==> flow/design.v <==
`timescale 1ns / 1ps
module fbindct_8bit #(
  parameter IN_WIDTH = 8,                                  
  parameter INT_BITS = 6,                                  
  parameter FRAC_BITS = 6,                                 
  parameter INTER_WIDTH = IN_WIDTH + INT_BITS + FRAC_BITS, 
  parameter OUT_WIDTH = 20                                 
)(
  input                                        clk,
  input                                        rst,
  input signed [8*IN_WIDTH-1:0]                x_in,         
  input                                        ready_in,     
  input                                        load,         
  output                                       valid_out,    
  output signed [8*OUT_WIDTH-1:0]              y_out         
);
parameter [1:0] IDLE = 2'b00;
parameter [1:0] WAIT = 2'b01;
parameter [1:0] SEND = 2'b10;
reg [1:0] state;
parameter [1:0] STAGE1 = 2'b00;
parameter [1:0] STAGE2 = 2'b01;
parameter [1:0] STAGE3 = 2'b10;
parameter [1:0] STAGE4 = 2'b11;
reg [1:0] stage;
reg signed [IN_WIDTH-1:0] x_reg_0, x_reg_1, x_reg_2, x_reg_3, x_reg_4, x_reg_5, x_reg_6, x_reg_7;
reg done;
assign valid_out = done;
always @(posedge clk) begin : state_machine
  if (rst) begin
    state <= IDLE;
    stage <= STAGE1;
    done <= 1'b0;
    x_reg_0 <= 0;
    x_reg_1 <= 0;
    x_reg_2 <= 0;
    x_reg_3 <= 0;
    x_reg_4 <= 0;
    x_reg_5 <= 0;
    x_reg_6 <= 0;
    x_reg_7 <= 0;
  end else begin
    case (state)
      IDLE: begin
        if(load) begin
          x_reg_0 <= x_in[1*IN_WIDTH-1:0*IN_WIDTH];
          x_reg_1 <= x_in[2*IN_WIDTH-1:1*IN_WIDTH];
          x_reg_2 <= x_in[3*IN_WIDTH-1:2*IN_WIDTH];
          x_reg_3 <= x_in[4*IN_WIDTH-1:3*IN_WIDTH];
          x_reg_4 <= x_in[5*IN_WIDTH-1:4*IN_WIDTH];
          x_reg_5 <= x_in[6*IN_WIDTH-1:5*IN_WIDTH];
          x_reg_6 <= x_in[7*IN_WIDTH-1:6*IN_WIDTH];
          x_reg_7 <= x_in[8*IN_WIDTH-1:7*IN_WIDTH];
          state <= WAIT;
        end
      end
      WAIT: begin
        case (stage)
          STAGE1: begin 
            stage <= STAGE2;
            done <= 1'b0;
          end
          STAGE2: stage <= STAGE3;
          STAGE3: stage <= STAGE4;
          STAGE4: begin 
            state <= SEND;
            stage <= STAGE1;
            done <= 1'b1;
          end
          default : begin 
            stage <= STAGE1;
          end
        endcase
      end
      SEND: begin
        if(ready_in) begin
          state <= IDLE;
          done <= 1'b0;
        end
      end
      default: state <= IDLE;
    endcase
  end
end
reg signed [INTER_WIDTH-1:0] a_reg_0, a_reg_1, a_reg_2, a_reg_3, a_reg_4, a_reg_5, a_reg_6, a_reg_7;
wire signed [INTER_WIDTH-1:0] a_wire_0, a_wire_1, a_wire_2, a_wire_3, a_wire_4, a_wire_5, a_wire_6, a_wire_7;
assign a_wire_0 = (x_reg_0 + x_reg_7) << FRAC_BITS;
assign a_wire_1 = (x_reg_1 + x_reg_6) << FRAC_BITS;
assign a_wire_2 = (x_reg_2 + x_reg_5) << FRAC_BITS;
assign a_wire_3 = (x_reg_3 + x_reg_4) << FRAC_BITS;
assign a_wire_4 = (x_reg_3 - x_reg_4) << FRAC_BITS;
assign a_wire_5 = (x_reg_2 - x_reg_5) << FRAC_BITS;
assign a_wire_6 = (x_reg_1 - x_reg_6) << FRAC_BITS;
assign a_wire_7 = (x_reg_0 - x_reg_7) << FRAC_BITS;
always @(posedge clk) begin : stage1
  if(rst) begin
    a_reg_0 <= 0;
    a_reg_1 <= 0;
    a_reg_2 <= 0;
    a_reg_3 <= 0;
    a_reg_4 <= 0;
    a_reg_5 <= 0;
    a_reg_6 <= 0;
    a_reg_7 <= 0;
  end else if(stage == STAGE1) begin
    a_reg_0 <= a_wire_0;
    a_reg_1 <= a_wire_1;
    a_reg_2 <= a_wire_2;
    a_reg_3 <= a_wire_3;
    a_reg_4 <= a_wire_4;
    a_reg_5 <= a_wire_5;
    a_reg_6 <= a_wire_6;
    a_reg_7 <= a_wire_7;
  end
end
reg signed [INTER_WIDTH-1:0] b_reg_0, b_reg_1;
wire signed [INTER_WIDTH-1:0] b_wire_0, b_wire_1;
assign b_wire_0 = (a_reg_5>>>2) + (a_reg_5>>>3) + a_reg_6;             
assign b_wire_1 = (b_wire_0>>>1) + (b_wire_0>>>3) - a_reg_5;           
always @(posedge clk) begin : stage2
  if(rst) begin
    b_reg_0 <= 0;
    b_reg_1 <= 0;
  end else if(stage == STAGE2) begin
    b_reg_0 <= b_wire_0;
    b_reg_1 <= b_wire_1;
  end
end
reg signed [INTER_WIDTH-1:0] c_reg_0, c_reg_1, c_reg_2, c_reg_3, c_reg_4, c_reg_5, c_reg_6, c_reg_7;
wire signed [INTER_WIDTH-1:0] c_wire_0, c_wire_1, c_wire_2, c_wire_3, c_wire_4, c_wire_5, c_wire_6, c_wire_7;
assign c_wire_0 = a_reg_0 + a_reg_3;
assign c_wire_1 = a_reg_2 + a_reg_1;
assign c_wire_2 = a_reg_1 - a_reg_2;
assign c_wire_3 = a_reg_0 - a_reg_3;
assign c_wire_4 = a_reg_4 + b_reg_1;
assign c_wire_5 = a_reg_4 - b_reg_1;
assign c_wire_6 = a_reg_7 - b_reg_0;
assign c_wire_7 = b_reg_0 + a_reg_7;
always @(posedge clk) begin : stage3 
  if(rst) begin
    c_reg_0 <= 0;
    c_reg_1 <= 0;
    c_reg_2 <= 0;
    c_reg_3 <= 0;
    c_reg_4 <= 0;
    c_reg_5 <= 0;
    c_reg_6 <= 0;
    c_reg_7 <= 0;
  end else if(stage == STAGE3) begin
    c_reg_0 <= c_wire_0;
    c_reg_1 <= c_wire_1;
    c_reg_2 <= c_wire_2;
    c_reg_3 <= c_wire_3;
    c_reg_4 <= c_wire_4;
    c_reg_5 <= c_wire_5;
    c_reg_6 <= c_wire_6;
    c_reg_7 <= c_wire_7;
  end
end
reg signed [INTER_WIDTH-1:0] d_reg_0, d_reg_1, d_reg_2, d_reg_3, d_reg_4, d_reg_5, d_reg_6;
wire signed [INTER_WIDTH-1:0] d_wire_0, d_wire_1, d_wire_2, d_wire_3, d_wire_4, d_wire_5, d_wire_6;
assign d_wire_0 = c_reg_0 + c_reg_1;                                          
assign d_wire_1 = (d_wire_0>>>1) - c_reg_1;                                   
assign d_wire_2 = c_reg_2 - ((c_reg_3>>>2) + (c_reg_3>>>3));                 
assign d_wire_3 = c_reg_3 + (d_wire_2>>>2) + (d_wire_2>>>3);                 
assign d_wire_4 = c_reg_4 - (c_reg_7>>>3);                                    
assign d_wire_5 = c_reg_5 + (c_reg_6>>>1) + (c_reg_6>>>2) + (c_reg_6>>>3);  
assign d_wire_6 = c_reg_6 - (d_wire_5>>>1);                                   
always @(posedge clk) begin : stage4 
  if(rst) begin
    d_reg_0 <= 0;
    d_reg_1 <= 0;
    d_reg_2 <= 0;
    d_reg_3 <= 0;
    d_reg_4 <= 0;
    d_reg_5 <= 0;
    d_reg_6 <= 0;
  end else if(stage == STAGE4) begin
    d_reg_0 <= d_wire_0;
    d_reg_1 <= d_wire_1;
    d_reg_2 <= d_wire_2;
    d_reg_3 <= d_wire_3;
    d_reg_4 <= d_wire_4;
    d_reg_5 <= d_wire_5;
    d_reg_6 <= d_wire_6;
  end
end
reg [INTER_WIDTH-1:0] c_reg7_delay;
always @(posedge clk) begin : delay_c_reg
  if (rst) begin
    c_reg7_delay <= 1'b0;
  end else begin
    c_reg7_delay <= c_reg_7;
  end
end
assign y_out[1*OUT_WIDTH-1:0*OUT_WIDTH] = d_reg_0;
assign y_out[2*OUT_WIDTH-1:1*OUT_WIDTH] = c_reg7_delay;
assign y_out[3*OUT_WIDTH-1:2*OUT_WIDTH] = d_reg_3;
assign y_out[4*OUT_WIDTH-1:3*OUT_WIDTH] = d_reg_6;
assign y_out[5*OUT_WIDTH-1:4*OUT_WIDTH] = d_reg_1;
assign y_out[6*OUT_WIDTH-1:5*OUT_WIDTH] = d_reg_5;
assign y_out[7*OUT_WIDTH-1:6*OUT_WIDTH] = d_reg_2;
assign y_out[8*OUT_WIDTH-1:7*OUT_WIDTH] = d_reg_4;
endmodule
# ---- Step by step through the tools: fbindct_8bit
# Tool output for the design above before and after an edit, in the order of the flow.
# Lines under "before" count in the file above, lines under "after" in the edited file.
# "change" is "after" less "before", of the values as shown; "change_rel_pct" is that difference over "before", in percent.
# Operators carry their Yosys type and port widths (W data, S select, Z words).
# Not given: n/a
dict set report setup {
  design {fbindct_8bit}
  clk_port {clk}
  lib {sky130hd}
  lib_corner {tt_025C_1v80}
}

# ---- The edit
# The edit as a unified diff against the file above.
# The edit is scripted: it alters the design's behaviour and was not made to optimise anything.
# begin of diff
@@ -24,5 +24,5 @@
 parameter [1:0] STAGE4 = 2'b11;
 reg [1:0] stage;
-reg signed [IN_WIDTH-1:0] x_reg_0, x_reg_1, x_reg_2, x_reg_3, x_reg_4, x_reg_5, x_reg_6, x_reg_7;
+reg signed [IN_WIDTH/2-1:0] x_reg_0, x_reg_1, x_reg_2, x_reg_3, x_reg_4, x_reg_5, x_reg_6, x_reg_7;
 reg done;
 assign valid_out = done;
# end of diff

# ---- After elaboration
# Source: Yosys, flattened and elaborated, memories not mapped. Widths are those after wreduce. Registers that Yosys merges into a memory's read port (data or address) are not register bits. Print and check cells do not count. Equal cells are merged and count once.
# item before after change change_rel_pct
set word_totals {}
lappend word_totals {regBits 536 500 -36 -6.72}
lappend word_totals {input_bits 68 68 0 0.00}
lappend word_totals {out_inout_bits 161 161 0 0.00}
# item before after change change_rel_pct
set classes {}
lappend classes {addsub 31 31 0 0.00}
lappend classes {n_eq 9 9 0 0.00}
lappend classes {muxes 8 8 0 0.00}
lappend classes {reduce_logical 6 6 0 0.00}
# cell before after change change_rel_pct
set ops {}
lappend ops {{$add A8 B8 Y9} 4 0 -4 -100.00}
lappend ops {{$sub A8 B8 Y9} 4 0 -4 -100.00}
lappend ops {{$add A4 B4 Y5} 0 4 4 n/a}
lappend ops {{$sub A4 B4 Y5} 0 4 4 n/a}
lappend ops {{$add A13 B12 Y14} 1 0 -1 -100.00}
lappend ops {{$add A14 B20 Y20} 1 0 -1 -100.00}
lappend ops {{$sub A20 B15 Y20} 1 0 -1 -100.00}
lappend ops {{$add A10 B20 Y20} 0 1 1 n/a}
lappend ops {{$add A9 B8 Y10} 0 1 1 n/a}
lappend ops {{$sub A20 B11 Y20} 0 1 1 n/a}
# Operator kinds equal on both sides are left out: 23.

# ---- Logic depth
# Yosys ltp: most cells in a row. Word level: on the elaborated netlist, between registers, memories and ports. Mapped: between sequential cells and ports; inverters and the memories' decode and read muxes count.
# item before after change change_rel_pct
set logic_depth {}
lappend logic_depth {word_depth 4 4 0 0.00}
lappend logic_depth {ABC_AREA 0 0 n/a n/a}
lappend logic_depth {depth_mapped 27 26 -1 -3.70}

# ---- Netlist
# The flow's flattened synthesis, as Yosys stat reports it; memories are mapped. The netlist is that of the ABC_AREA named above (0 if unset); the other value can give another one.
# type before after change change_rel_pct
set types {}
lappend types {sky130_fd_sc_hd__nor2_1 506 376 -130 -25.69}
lappend types {sky130_fd_sc_hd__a21oi_1 287 209 -78 -27.18}
lappend types {sky130_fd_sc_hd__nand2_1 248 176 -72 -29.03}
lappend types {sky130_fd_sc_hd__dfxtp_1 435 367 -68 -15.63}
lappend types {sky130_fd_sc_hd__ha_1 306 254 -52 -16.99}
lappend types {sky130_fd_sc_hd__xnor2_1 167 116 -51 -30.54}
lappend types {sky130_fd_sc_hd__inv_1 372 336 -36 -9.68}
lappend types {sky130_fd_sc_hd__a21o_1 55 34 -21 -38.18}
lappend types {sky130_fd_sc_hd__o21bai_1 65 45 -20 -30.77}
lappend types {sky130_fd_sc_hd__buf_1 36 17 -19 -52.78}
lappend types {sky130_fd_sc_hd__o21ai_0 104 88 -16 -15.38}
lappend types {sky130_fd_sc_hd__xor2_1 56 41 -15 -26.79}
lappend types {sky130_fd_sc_hd__a211oi_1 99 85 -14 -14.14}
lappend types {sky130_fd_sc_hd__fa_1 89 101 12 13.48}
lappend types {sky130_fd_sc_hd__nor3_1 49 61 12 24.49}
lappend types {sky130_fd_sc_hd__or3_1 18 27 9 50.00}
lappend types {sky130_fd_sc_hd__o211ai_1 5 14 9 180.00}
lappend types {sky130_fd_sc_hd__and3_1 6 14 8 133.33}
# Cell types equal on both sides are left out: 8.
# Not every row of either side is listed.
# item before after change change_rel_pct
set synth_totals {}
lappend synth_totals {stdcells 3446 2943 -503 -14.60}
lappend synth_totals {yosys_area_um2 28621.2 24962.7 -3658.5 -12.78}
lappend synth_totals {seqArea_um2 8708.4 7347.0 -1361.4 -15.63}
lappend synth_totals {ffs 435 367 -68 -15.63}
lappend synth_totals {buffers 172 149 -23 -13.37}

# ---- Path before layout
# OpenSTA on the mapped netlist: ideal clock, no wires. The path of least setup slack (recovery checks aside). Input and output delay are each 20% of the period. Register names are those of the netlist, which keeps one name where synthesis merged equal registers.
# item before after change change_rel_pct
set synth_timing {}
lappend synth_timing {path_type {register to register} {register to register} n/a n/a}
lappend synth_timing {from {reg c_reg_6[4]} {reg c_reg_6[4]} n/a n/a}
lappend synth_timing {to {reg d_reg_6[19]} {reg d_reg_6[18]} n/a n/a}
lappend synth_timing {clock_period_ns 10.0 10.0 0.0 0.00}
lappend synth_timing {t_first_pin_ns 0.000 0.000 0.000 n/a}
lappend synth_timing {arrival_time_ns 5.451 5.227 -0.224 -4.11}
lappend synth_timing {path_slack_ns 4.467 4.688 0.221 n/a}
lappend synth_timing {path_delay_ns 5.534 5.313 -0.221 -3.99}
lappend synth_timing {driving_pins 23 22 -1 -4.35}
lappend synth_timing {path_buffers 0 0 0 n/a}
lappend synth_timing {period_less_setup_slack_ns 5.533 5.312 -0.221 -3.99}
# "path_delay_ns" = arrival - input delay + setup time.
# "driving_pins" counts driving pins, that of a launching flip-flop among them; a cell with two outputs on the path counts twice.
# "period_less_setup_slack_ns" = period - worst setup slack (recovery checks aside). The figure is calculated, with input and output delays left at 20% of the set period.
# Between the ends stands the longest chain of elaborated cells between them, by number of cells; it is not shown to be the way that was timed. Of several equally long chains one is given.
# Each line given opens the expression or statement behind the cell; cells for indexed reads and writes are added by Yosys, which also makes memories of some case tables.
dict set report synth_via_before {
  cell_sequence {sky130_fd_sc_hd__dfxtp_1 -> sky130_fd_sc_hd__inv_1 -> sky130_fd_sc_hd__fa_1 -> sky130_fd_sc_hd__fa_1 -> sky130_fd_sc_hd__inv_1 -> sky130_fd_sc_hd__ha_1 -> sky130_fd_sc_hd__a211oi_1 -> sky130_fd_sc_hd__o21bai_2 -> sky130_fd_sc_hd__a21oi_1 -> sky130_fd_sc_hd__xor2_1 -> sky130_fd_sc_hd__ha_1 -> sky130_fd_sc_hd__a21o_1 -> sky130_fd_sc_hd__a21oi_1 -> sky130_fd_sc_hd__nor3b_1 -> sky130_fd_sc_hd__a21oi_1 -> sky130_fd_sc_hd__maj3_2 -> sky130_fd_sc_hd__maj3_2 -> sky130_fd_sc_hd__o21a_1 -> sky130_fd_sc_hd__o211ai_2 -> sky130_fd_sc_hd__o211ai_2 -> sky130_fd_sc_hd__maj3_2 -> sky130_fd_sc_hd__a2111o_1 -> sky130_fd_sc_hd__o221ai_1}
  elab_chain_len 4
}
# item line
set synth_rtl_before {}
lappend synth_rtl_before {{start, declared} 129} ;# reg signed [INTER_WIDTH-1:0] c_reg_0, c_reg_1, c_reg_2, c_reg_3, c_reg_4, c_reg_5, c_reg_6, c_reg_7;
lappend synth_rtl_before {{start, assigned} 147} ;# c_reg_6 <= 0;
lappend synth_rtl_before {{start, assigned} 156} ;# c_reg_6 <= c_wire_6;
lappend synth_rtl_before {{$add A20 B19 Y20} 167} ;# assign d_wire_5 = c_reg_5 + (c_reg_6>>>1) + (c_reg_6>>>2) + (c_reg_6>>>3);
lappend synth_rtl_before {{$add A20 B18 Y20} 167}
lappend synth_rtl_before {{$add A20 B17 Y20} 167}
lappend synth_rtl_before {{$sub A20 B19 Y20} 168} ;# assign d_wire_6 = c_reg_6 - (d_wire_5>>>1);
lappend synth_rtl_before {{end, assigned} 177} ;# d_reg_6 <= 0;
lappend synth_rtl_before {{end, assigned} 185} ;# d_reg_6 <= d_wire_6;
lappend synth_rtl_before {{end, declared} 160} ;# reg signed [INTER_WIDTH-1:0] d_reg_0, d_reg_1, d_reg_2, d_reg_3, d_reg_4, d_reg_5, d_reg_6;
dict set report synth_via_after {
  cell_sequence {sky130_fd_sc_hd__dfxtp_1 -> sky130_fd_sc_hd__fa_1 -> sky130_fd_sc_hd__fa_1 -> sky130_fd_sc_hd__inv_1 -> sky130_fd_sc_hd__fa_1 -> sky130_fd_sc_hd__nand2b_1 -> sky130_fd_sc_hd__a21oi_1 -> sky130_fd_sc_hd__nor2_1 -> sky130_fd_sc_hd__xor2_1 -> sky130_fd_sc_hd__ha_1 -> sky130_fd_sc_hd__a21oi_1 -> sky130_fd_sc_hd__o21bai_1 -> sky130_fd_sc_hd__a41o_1 -> sky130_fd_sc_hd__a31oi_1 -> sky130_fd_sc_hd__maj3_1 -> sky130_fd_sc_hd__o221ai_1 -> sky130_fd_sc_hd__a221oi_2 -> sky130_fd_sc_hd__o22ai_2 -> sky130_fd_sc_hd__a21o_1 -> sky130_fd_sc_hd__maj3_2 -> sky130_fd_sc_hd__xnor2_1 -> sky130_fd_sc_hd__a211oi_1}
  elab_chain_len 4
}
# item line
set synth_rtl_after {}
lappend synth_rtl_after {{start, declared} 129} ;# reg signed [INTER_WIDTH-1:0] c_reg_0, c_reg_1, c_reg_2, c_reg_3, c_reg_4, c_reg_5, c_reg_6, c_reg_7;
lappend synth_rtl_after {{start, assigned} 147} ;# c_reg_6 <= 0;
lappend synth_rtl_after {{start, assigned} 156} ;# c_reg_6 <= c_wire_6;
lappend synth_rtl_after {{$add A20 B19 Y20} 167} ;# assign d_wire_5 = c_reg_5 + (c_reg_6>>>1) + (c_reg_6>>>2) + (c_reg_6>>>3);
lappend synth_rtl_after {{$add A20 B18 Y20} 167}
lappend synth_rtl_after {{$add A20 B17 Y20} 167}
lappend synth_rtl_after {{$sub A20 B19 Y20} 168} ;# assign d_wire_6 = c_reg_6 - (d_wire_5>>>1);
lappend synth_rtl_after {{end, assigned} 177} ;# d_reg_6 <= 0;
lappend synth_rtl_after {{end, assigned} 185} ;# d_reg_6 <= d_wire_6;
lappend synth_rtl_after {{end, declared} 160} ;# reg signed [INTER_WIDTH-1:0] d_reg_0, d_reg_1, d_reg_2, d_reg_3, d_reg_4, d_reg_5, d_reg_6;

# ---- Worst path after layout
# From the final timing report of each run of pair A: the path of least setup slack in the routed layout; clock arrival at registers is part of the times.
# item before after change change_rel_pct
set layout_timing {}
lappend layout_timing {path_type {register to register} {register to register} n/a n/a}
lappend layout_timing {from {reg c_reg_6[4]} {reg c_reg_6[4]} n/a n/a}
lappend layout_timing {to {reg d_reg_6[19]} {reg d_reg_6[18]} n/a n/a}
lappend layout_timing {clock_period_ns 10.0 10.0 0.0 0.00}
lappend layout_timing {t_first_pin_ns 0.60 0.57 -0.03 -5.00}
lappend layout_timing {arrival_time_ns 6.52 6.38 -0.14 -2.15}
lappend layout_timing {path_slack_ns 4.01 4.11 0.10 n/a}
lappend layout_timing {driving_pins 23 22 -1 -4.35}
lappend layout_timing {path_buffers 0 0 0 n/a}
# Between the ends stands the longest chain of elaborated cells between them, by number of cells; it is not shown to be the way that was timed. Of several equally long chains one is given.
dict set report layout_via_before {
  cell_sequence {sky130_fd_sc_hd__dfxtp_1 -> sky130_fd_sc_hd__inv_1 -> sky130_fd_sc_hd__fa_1 -> sky130_fd_sc_hd__fa_1 -> sky130_fd_sc_hd__inv_1 -> sky130_fd_sc_hd__ha_1 -> sky130_fd_sc_hd__a211oi_1 -> sky130_fd_sc_hd__o21bai_2 -> sky130_fd_sc_hd__a21oi_1 -> sky130_fd_sc_hd__xor2_1 -> sky130_fd_sc_hd__ha_1 -> sky130_fd_sc_hd__a21o_1 -> sky130_fd_sc_hd__a21oi_1 -> sky130_fd_sc_hd__nor3b_1 -> sky130_fd_sc_hd__a21oi_1 -> sky130_fd_sc_hd__maj3_2 -> sky130_fd_sc_hd__maj3_2 -> sky130_fd_sc_hd__o21a_1 -> sky130_fd_sc_hd__o211ai_2 -> sky130_fd_sc_hd__o211ai_2 -> sky130_fd_sc_hd__maj3_2 -> sky130_fd_sc_hd__a2111o_1 -> sky130_fd_sc_hd__o221ai_1}
  elab_chain_len 4
}
# item line
set layout_rtl_before {}
lappend layout_rtl_before {{start, declared} 129} ;# reg signed [INTER_WIDTH-1:0] c_reg_0, c_reg_1, c_reg_2, c_reg_3, c_reg_4, c_reg_5, c_reg_6, c_reg_7;
lappend layout_rtl_before {{start, assigned} 147} ;# c_reg_6 <= 0;
lappend layout_rtl_before {{start, assigned} 156} ;# c_reg_6 <= c_wire_6;
lappend layout_rtl_before {{$add A20 B19 Y20} 167} ;# assign d_wire_5 = c_reg_5 + (c_reg_6>>>1) + (c_reg_6>>>2) + (c_reg_6>>>3);
lappend layout_rtl_before {{$add A20 B18 Y20} 167}
lappend layout_rtl_before {{$add A20 B17 Y20} 167}
lappend layout_rtl_before {{$sub A20 B19 Y20} 168} ;# assign d_wire_6 = c_reg_6 - (d_wire_5>>>1);
lappend layout_rtl_before {{end, assigned} 177} ;# d_reg_6 <= 0;
lappend layout_rtl_before {{end, assigned} 185} ;# d_reg_6 <= d_wire_6;
lappend layout_rtl_before {{end, declared} 160} ;# reg signed [INTER_WIDTH-1:0] d_reg_0, d_reg_1, d_reg_2, d_reg_3, d_reg_4, d_reg_5, d_reg_6;
dict set report layout_via_after {
  cell_sequence {sky130_fd_sc_hd__dfxtp_1 -> sky130_fd_sc_hd__fa_1 -> sky130_fd_sc_hd__fa_1 -> sky130_fd_sc_hd__inv_1 -> sky130_fd_sc_hd__fa_1 -> sky130_fd_sc_hd__nand2b_1 -> sky130_fd_sc_hd__a21oi_1 -> sky130_fd_sc_hd__nor2_1 -> sky130_fd_sc_hd__xor2_1 -> sky130_fd_sc_hd__ha_1 -> sky130_fd_sc_hd__a21oi_1 -> sky130_fd_sc_hd__o21bai_1 -> sky130_fd_sc_hd__a41o_1 -> sky130_fd_sc_hd__a31oi_1 -> sky130_fd_sc_hd__maj3_1 -> sky130_fd_sc_hd__o221ai_1 -> sky130_fd_sc_hd__a221oi_2 -> sky130_fd_sc_hd__o22ai_2 -> sky130_fd_sc_hd__a21o_1 -> sky130_fd_sc_hd__maj3_2 -> sky130_fd_sc_hd__xnor2_1 -> sky130_fd_sc_hd__a211oi_1}
  elab_chain_len 4
}
# item line
set layout_rtl_after {}
lappend layout_rtl_after {{start, declared} 129} ;# reg signed [INTER_WIDTH-1:0] c_reg_0, c_reg_1, c_reg_2, c_reg_3, c_reg_4, c_reg_5, c_reg_6, c_reg_7;
lappend layout_rtl_after {{start, assigned} 147} ;# c_reg_6 <= 0;
lappend layout_rtl_after {{start, assigned} 156} ;# c_reg_6 <= c_wire_6;
lappend layout_rtl_after {{$add A20 B19 Y20} 167} ;# assign d_wire_5 = c_reg_5 + (c_reg_6>>>1) + (c_reg_6>>>2) + (c_reg_6>>>3);
lappend layout_rtl_after {{$add A20 B18 Y20} 167}
lappend layout_rtl_after {{$add A20 B17 Y20} 167}
lappend layout_rtl_after {{$sub A20 B19 Y20} 168} ;# assign d_wire_6 = c_reg_6 - (d_wire_5>>>1);
lappend layout_rtl_after {{end, assigned} 177} ;# d_reg_6 <= 0;
lappend layout_rtl_after {{end, assigned} 185} ;# d_reg_6 <= d_wire_6;
lappend layout_rtl_after {{end, declared} 160} ;# reg signed [INTER_WIDTH-1:0] d_reg_0, d_reg_1, d_reg_2, d_reg_3, d_reg_4, d_reg_5, d_reg_6;

# ---- Layout results
# Both versions went through the flow (Yosys, OpenROAD) with the same settings in each pair. Constraints: input delay and output delay 20% of the set period each, output load 0.01 pF.
dict set report flow_settings_pair_A {
  CORE_UTILIZATION 40
  period_ns 10.0
  CAP_MARGIN 20
  CORE_MARGIN 2
  SLEW_MARGIN 20
}
# item before after change change_rel_pct
set results_pair_A {}
lappend results_pair_A {synth_area_um2 28621.2 24962.7 -3658.5 -12.78}
lappend results_pair_A {dieArea_um2 73709.5 64422.1 -9287.4 -12.60}
lappend results_pair_A {cell_area_final_um2 33141.8 28697.5 -4444.3 -13.41}
lappend results_pair_A {util_pct 46.6 46.5 -0.1 n/a}
lappend results_pair_A {worst_setup_slack_ns 4.008 4.112 0.104 n/a}
lappend results_pair_A {tns_ns 0.000 0.000 0.000 n/a}
lappend results_pair_A {holdWs_ns 0.438 0.460 0.022 n/a}
lappend results_pair_A {power_total_uw 7738 6037 -1701 -21.98}
dict set report flow_settings_pair_B {
  CAP_MARGIN 0
  CELL_PAD_IN_SITES_GLOBAL_PLACEMENT 3
  CORE_UTILIZATION 20
  CTS_CLUSTER_DIAMETER 111
  CTS_CLUSTER_SIZE 85
  GPL_TIMING_DRIVEN 0
  MIN_ROUTING_LAYER {met2}
  PLACE_DENSITY_LB_ADDON 0.3
  SETUP_SLACK_MARGIN 2.11
  period_ns 7.96
  CORE_MARGIN 2
  SLEW_MARGIN 20
}
# item before after change change_rel_pct
set results_pair_B {}
lappend results_pair_B {synth_area_um2 28621.2 24962.7 -3658.5 -12.78}
lappend results_pair_B {dieArea_um2 146149.0 127656.0 -18493.0 -12.65}
lappend results_pair_B {cell_area_final_um2 34765.8 30450.5 -4315.3 -12.41}
lappend results_pair_B {util_pct 24.5 24.6 0.1 n/a}
lappend results_pair_B {worst_setup_slack_ns 2.370 2.373 0.003 n/a}
lappend results_pair_B {tns_ns 0.000 0.000 0.000 n/a}
lappend results_pair_B {holdWs_ns 0.471 0.472 0.001 n/a}
lappend results_pair_B {power_total_uw 10080 8112 -1968 -19.52}
# "power_total_uw" is the tool's figure for a default switching activity; nothing was simulated.
